==> flow/design.v <==
`timescale 1ns / 1ps
module mem32 (
    input Clk,                
    input rst,              
    input wr,         
    input rd,            
    input [3:0] in_add,      
    input [31:0] Data_in_32,  
    output reg [31:0] Data_out_32,  
    output reg valid
);
    reg [7:0] A [0:15];  
    always @(posedge Clk or posedge rst) begin
        if (rst) begin
            Data_out_32 <= 32'b0;
            valid <= 0;
        end else begin
            case ({wr, rd}) 
                2'b10: begin
                    if (in_add <= 12) begin  
                        A[in_add]     <= Data_in_32[7:0];    
                        A[in_add + 1] <= Data_in_32[15:8];   
                        A[in_add + 2] <= Data_in_32[23:16];  
                        A[in_add + 3] <= Data_in_32[31:24];  
                        valid <= 0;
                    end
                end
                2'b01: begin
                    if (in_add <= 12) begin  
                        Data_out_32[7:0]    <= A[in_add];      
                        Data_out_32[15:8]   <= A[in_add + 1];  
                        Data_out_32[23:16]  <= A[in_add + 2];  
                        Data_out_32[31:24]  <= A[in_add + 3]; 
                        valid <= 1; 
                    end else begin
                        Data_out_32 <= 32'b0; 
                        valid <= 0; 
                    end
                end
                default: begin
                    Data_out_32 <= 32'b0;  
                    valid <= 0;
                end
            endcase
        end
    end
endmodule
======== Tool chain data of mem32 ========
The steps from the RTL of mem32 to its reports follow in flow order.
Line numbers count from 1 in the design file above.
Operators carry their Yosys type and port widths (W data, S select, Z words).
Cell names lack the library's common part.
Not given: -
set-up
  top ..................................... mem32
  clock port .............................. Clk
  cell library ............................ sky130hd
  timing corner ........................... tt_025C_1v80

======== After elaboration ========
Source: Yosys, flattened and elaborated. Widths are those after wreduce. Registers that Yosys merges into a memory's read port (data or address) are not register bits. Print and check cells do not count. Equal cells are merged and count once.
bit counts
  register bits after elaboration ......... 161
  word-level cells ........................ 201
cells by class
  add/subtract/negate cells ............... 3
  $lt $le $gt $ge ......................... 1
  equal/unequal tests ..................... 63
  muxes and demuxes ....................... 79
  bitwise operators ....................... 1
  reductions and logical operators ........ 36
operators by type and width
  cell                   number
  $mux W8                68
  $pmux W8 S16           4
  $eq A4 B4 Y1 const B   32
  $eq A4 B3 Y1 const B   16
  $reduce_and A4 Y1      16
  $reduce_bool A4 Y1     16
  $pmux W8 S2            4
  $eq A4 B2 Y1 const B   8
  $eq A4 B1 Y1 const B   4
  $logic_not A4 Y1       4
  $add A4 B2 Y4 const B  2
  $add A4 B1 Y4 const B  1
  $le A4 B4 Y1 const B   1
  $eq A2 B1 Y1 const B   1
  $eq A2 B2 Y1 const B   1
  $ne A2 B2 Y1 const B   1
  $pmux W1 S2            1
  $mux W1                2
  $not A1 Y1             1

======== Depth ========
Longest topological path by Yosys (ltp), each cell counted once; first at word level (registers and memories cut), then after technology mapping (sequential cells cut; the memories' decode and read muxes count).
depth
  depth in word-level cells ............... 5
  ABC_AREA ................................ 0
  gate-level depth with buffers ........... 13

======== After synthesis ========
Yosys stat after the flow's synthesis: flattened, memories mapped to cells. It holds for the ABC_AREA given above (unset counts as 0); a run with the other value may have another netlist.
cell types
  cell      number  area in all (um2)
  edfxtp_1  128     3.84E+03
  mux2i_1   142     1.42E+03
  dfrtp_1   33      825.792
  nand2_1   195     731.952
  a211oi_1  88      660.634
  a21o_1    86      645.619
  nor2_1    138     517.997
  o21ai_0   84      420.403
  a21oi_1   72      360.346
  buf_2     69      345.331
  clkbuf_1  90      337.824
  a32oi_1   36      315.302
  mux2_2    26      292.781
  nand3_1   51      255.245
  a22oi_1   31      232.723
  a221oi_1  26      227.718
  o22ai_1   30      187.68
  nor3_1    33      165.158
Not listed: further types 68, cells in them 288.
mapped netlist
  mapped cells ............................ 1646
  mapped area ............................. 14029.7 um2
  area of sequential cells ................ 4669.5 um2
  flip-flops .............................. 161

======== Path before layout ========
OpenSTA on the mapped netlist: ideal clock, no wires. The path of least setup slack (recovery checks aside). Input and output delay are each 20% of the period. Register names are those of the netlist, which keeps one name where synthesis merged equal registers.
timing path after synthesis
  path kind ............................... input-to-reg
  start ................................... in in_add[1]
  end ..................................... reg A[10][0]
  clock period ............................ 5.0 ns
  external input delay .................... 1.000 ns
  time at the first pin ................... 1.000 ns
  arrival time ............................ 3.505 ns
  required time ........................... 4.630 ns
  setup slack ............................. 1.125 ns
  delay of the path ....................... 2.875 ns
  stages .................................. 12
  path buffers ............................ 5
  period reached after synthesis .......... 3.875 ns
"delay of the path" = arrival - input delay + setup time.
"stages": output pins that drive a net of the path, with the launching flip-flop's if there is one; two outputs of one cell count as two.
"period reached after synthesis" is the clock period less the worst setup slack; recovery checks do not enter. This is arithmetic on one report: input and output delays are still those of the set period (20% each).
The rows between start and end are the longest chain of elaborated cells between them; the timing report does not say that the signal goes this way. Where chains are equally long, one stands for them.
A line is the first line of the expression or statement that the cell stems from. Yosys adds cells for indexed reads and writes and turns some case tables into memories.
Lines with a computed index may be missing from the assigning lines.
The path ends at the enable pin of a flip-flop; only ways to that pin are counted.
on the way, after synthesis
  path through ............................ buf_2 -> buf_2 -> inv_1 -> clkbuf_1 -> ha_1 -> o21ai_1 -> nand2_4 -> nor2_1 -> clkbuf_1 -> buf_2 -> nor3_1 -> nor2_1
  cells in the longest elaborated chain ... 4
  elaborated cells between the ends (all ways) .. 10
  classes of those cells .................. 3 x add/sub; 1 x compare; 4 x eq/ne; 2 x reduce/logical
ends and longest elaborated chain, after synthesis
  element             line  text
  start: declaration  7     input [3:0] in_add,
  $add A4 B1 Y4       22    A[in_add + 1] <= Data_in_32[15:8];
  $eq A4 B4 Y1        22
  $reduce_bool A4 Y1  -
  $reduce_and A4 Y1   -
  end: assignment     21    A[in_add]     <= Data_in_32[7:0];
  end: declaration    12    reg [7:0] A [0:15];

======== Timing after layout ========
From the final timing report of run 1: the path of least setup slack in the routed layout; clock arrival at registers is part of the times.
timing path after layout
  path kind ............................... input-to-reg
  start ................................... in in_add[1]
  end ..................................... reg A[8][7]
  clock period ............................ 5.0 ns
  external input delay .................... 1.00 ns
  time at the first pin ................... 1.00 ns
  arrival time ............................ 4.10 ns
  required time ........................... 5.14 ns
  setup slack ............................. 1.04 ns
  stages .................................. 7
  path buffers ............................ 2
The rows between start and end are the longest chain of elaborated cells between them; the timing report does not say that the signal goes this way. Where chains are equally long, one stands for them.
Lines with a computed index may be missing from the assigning lines.
The path ends at the enable pin of a flip-flop; only ways to that pin are counted.
on the way, after layout
  path through ............................ buf_4 -> ha_1 -> xnor2_2 -> buf_4 -> nor2_1 -> nor4_1 -> nor2_1
  cells in the longest elaborated chain ... 4
  elaborated cells between the ends (all ways) .. 10
  classes of those cells .................. 3 x add/sub; 1 x compare; 4 x eq/ne; 2 x reduce/logical
ends and longest elaborated chain, after layout
  element             line  text
  start: declaration  7     input [3:0] in_add,
  $add A4 B1 Y4       22    A[in_add + 1] <= Data_in_32[15:8];
  $eq A4 B4 Y1        22
  $reduce_bool A4 Y1  -
  $reduce_and A4 Y1   -
  end: assignment     21    A[in_add]     <= Data_in_32[7:0];
  end: declaration    12    reg [7:0] A [0:15];

Subject: flow runs of mem32

Hi,

Measured results for mem32: 3 stored runs of the Yosys and OpenROAD flow on sky130hd. The settings differ; the order carries no meaning. The constraints put input and output delay at 20% of the set period each and load the outputs with 0.01 pF.
By "achieved clock period (ns)" is meant the clock period of the run minus its worst setup slack. This is arithmetic on one report: input and output delays are still those of the set period (20% each).
"worst setup path time (ns)": the worst setup path's part of the clock period (all of it between registers, 20% less for each end at a port) less its slack. A launch clock that arrives late makes it longer, a capture clock that arrives late makes it shorter.
"finish__power__total" is the tool's figure for a default switching activity; nothing was simulated.

Flow files of run 1
==> flow/run.sh <==
#!/bin/bash
# the make line also repeats the synthesis and layout settings of config.mk as NAME=value (left out here)
make -C /OpenROAD-flow-scripts/flow DESIGN_CONFIG=/design/flow/config.mk WORK_HOME=/design/flow/orfs CLKGATE_MAP_FILE= finish
==> flow/config.mk <==
export PLATFORM = sky130hd
export DESIGN_NAME = mem32
export DESIGN_NICKNAME = mem32
export VERILOG_FILES = /design/flow/design.v
export SDC_FILE = /design/flow/constraint.sdc
export NUM_CORES = 4
export LEC_CHECK = 0
export CAP_MARGIN = 20
export CELL_PAD_IN_SITES_DETAIL_PLACEMENT = 1
export CORE_MARGIN = 2
export CORE_UTILIZATION = 40
export SLEW_MARGIN = 5
export TNS_END_PERCENT = 45
==> flow/constraint.sdc <==
create_clock -name core_clock -period 5.0 [get_ports {Clk}]
set_input_delay 1.0000 -clock core_clock [delete_from_list [all_inputs] [get_ports {Clk}]]
set_output_delay 1.0000 -clock core_clock [all_outputs]
set_load 0.01 [all_outputs]

report of run 1
yosys chip area after synthesis (um^2): 14029.7
finish__design__die__area: 36588.0
finish__design__instance__area__stdcell: 16005.4
finish__design__instance__utilization: 0.4633
finish__timing__setup__ws: 1.044
finish__timing__setup__tns: 0.000
finish__timing__hold__ws: 0.481
finish__power__total: 4.135e-03
achieved clock period (ns): 3.956
worst setup path time (ns): 2.96
worst setup path kind: input-to-reg

Flow files of run 2
==> flow/run.sh <==
#!/bin/bash
# the make line also repeats the synthesis and layout settings of config.mk as NAME=value (left out here)
make -C /OpenROAD-flow-scripts/flow DESIGN_CONFIG=/design/flow/config.mk WORK_HOME=/design/flow/orfs CLKGATE_MAP_FILE= finish
==> flow/config.mk <==
export PLATFORM = sky130hd
export DESIGN_NAME = mem32
export DESIGN_NICKNAME = mem32
export VERILOG_FILES = /design/flow/design.v
export SDC_FILE = /design/flow/constraint.sdc
export NUM_CORES = 4
export LEC_CHECK = 0
export ABC_AREA = 1
export CAP_MARGIN = 20
export CELL_PAD_IN_SITES_DETAIL_PLACEMENT = 1
export CORE_MARGIN = 6
export CORE_UTILIZATION = 40
export CTS_CLUSTER_DIAMETER = 197
export MAX_ROUTING_LAYER = met4
export SLEW_MARGIN = 5
export TNS_END_PERCENT = 45
==> flow/constraint.sdc <==
create_clock -name core_clock -period 5.0 [get_ports {Clk}]
set_input_delay 1.0000 -clock core_clock [delete_from_list [all_inputs] [get_ports {Clk}]]
set_output_delay 1.0000 -clock core_clock [all_outputs]
set_load 0.01 [all_outputs]

report of run 2
yosys chip area after synthesis (um^2): 13232.7
finish__design__die__area: 37591.4
finish__design__instance__area__stdcell: 15199.6
finish__design__instance__utilization: 0.4672
finish__timing__setup__ws: 1.018
finish__timing__setup__tns: 0.000
finish__timing__hold__ws: 0.482
finish__power__total: 3.988e-03
achieved clock period (ns): 3.982
worst setup path time (ns): 2.98
worst setup path kind: input-to-reg

Flow files of run 3
==> flow/run.sh <==
#!/bin/bash
# the make line also repeats the synthesis and layout settings of config.mk as NAME=value (left out here)
make -C /OpenROAD-flow-scripts/flow DESIGN_CONFIG=/design/flow/config.mk WORK_HOME=/design/flow/orfs CLKGATE_MAP_FILE= finish
==> flow/config.mk <==
export PLATFORM = sky130hd
export DESIGN_NAME = mem32
export DESIGN_NICKNAME = mem32
export VERILOG_FILES = /design/flow/design.v
export SDC_FILE = /design/flow/constraint.sdc
export NUM_CORES = 4
export LEC_CHECK = 0
export ABC_AREA = 0
export CAP_MARGIN = 25
export CELL_PAD_IN_SITES_DETAIL_PLACEMENT = 1
export CELL_PAD_IN_SITES_GLOBAL_PLACEMENT = 3
export CORE_ASPECT_RATIO = 0.76
export CORE_MARGIN = 4
export CORE_UTILIZATION = 40
export CTS_CLUSTER_DIAMETER = 197
export CTS_CLUSTER_SIZE = 99
export HOLD_SLACK_MARGIN = -0.05
export MAX_ROUTING_LAYER = met5
export PLACE_DENSITY_LB_ADDON = 0.29
export SLEW_MARGIN = 5
export TNS_END_PERCENT = 45
==> flow/constraint.sdc <==
create_clock -name core_clock -period 5.0 [get_ports {Clk}]
set_input_delay 1.0000 -clock core_clock [delete_from_list [all_inputs] [get_ports {Clk}]]
set_output_delay 1.0000 -clock core_clock [all_outputs]
set_load 0.01 [all_outputs]

report of run 3
yosys chip area after synthesis (um^2): 14029.7
finish__design__die__area: 38163.2
finish__design__instance__area__stdcell: 16042.9
finish__design__instance__utilization: 0.4664
finish__timing__setup__ws: 1.201
finish__timing__setup__tns: 0.000
finish__timing__hold__ws: 0.487
finish__power__total: 4.156e-03
achieved clock period (ns): 3.799
worst setup path time (ns): 2.80
worst setup path kind: input-to-reg

Regards
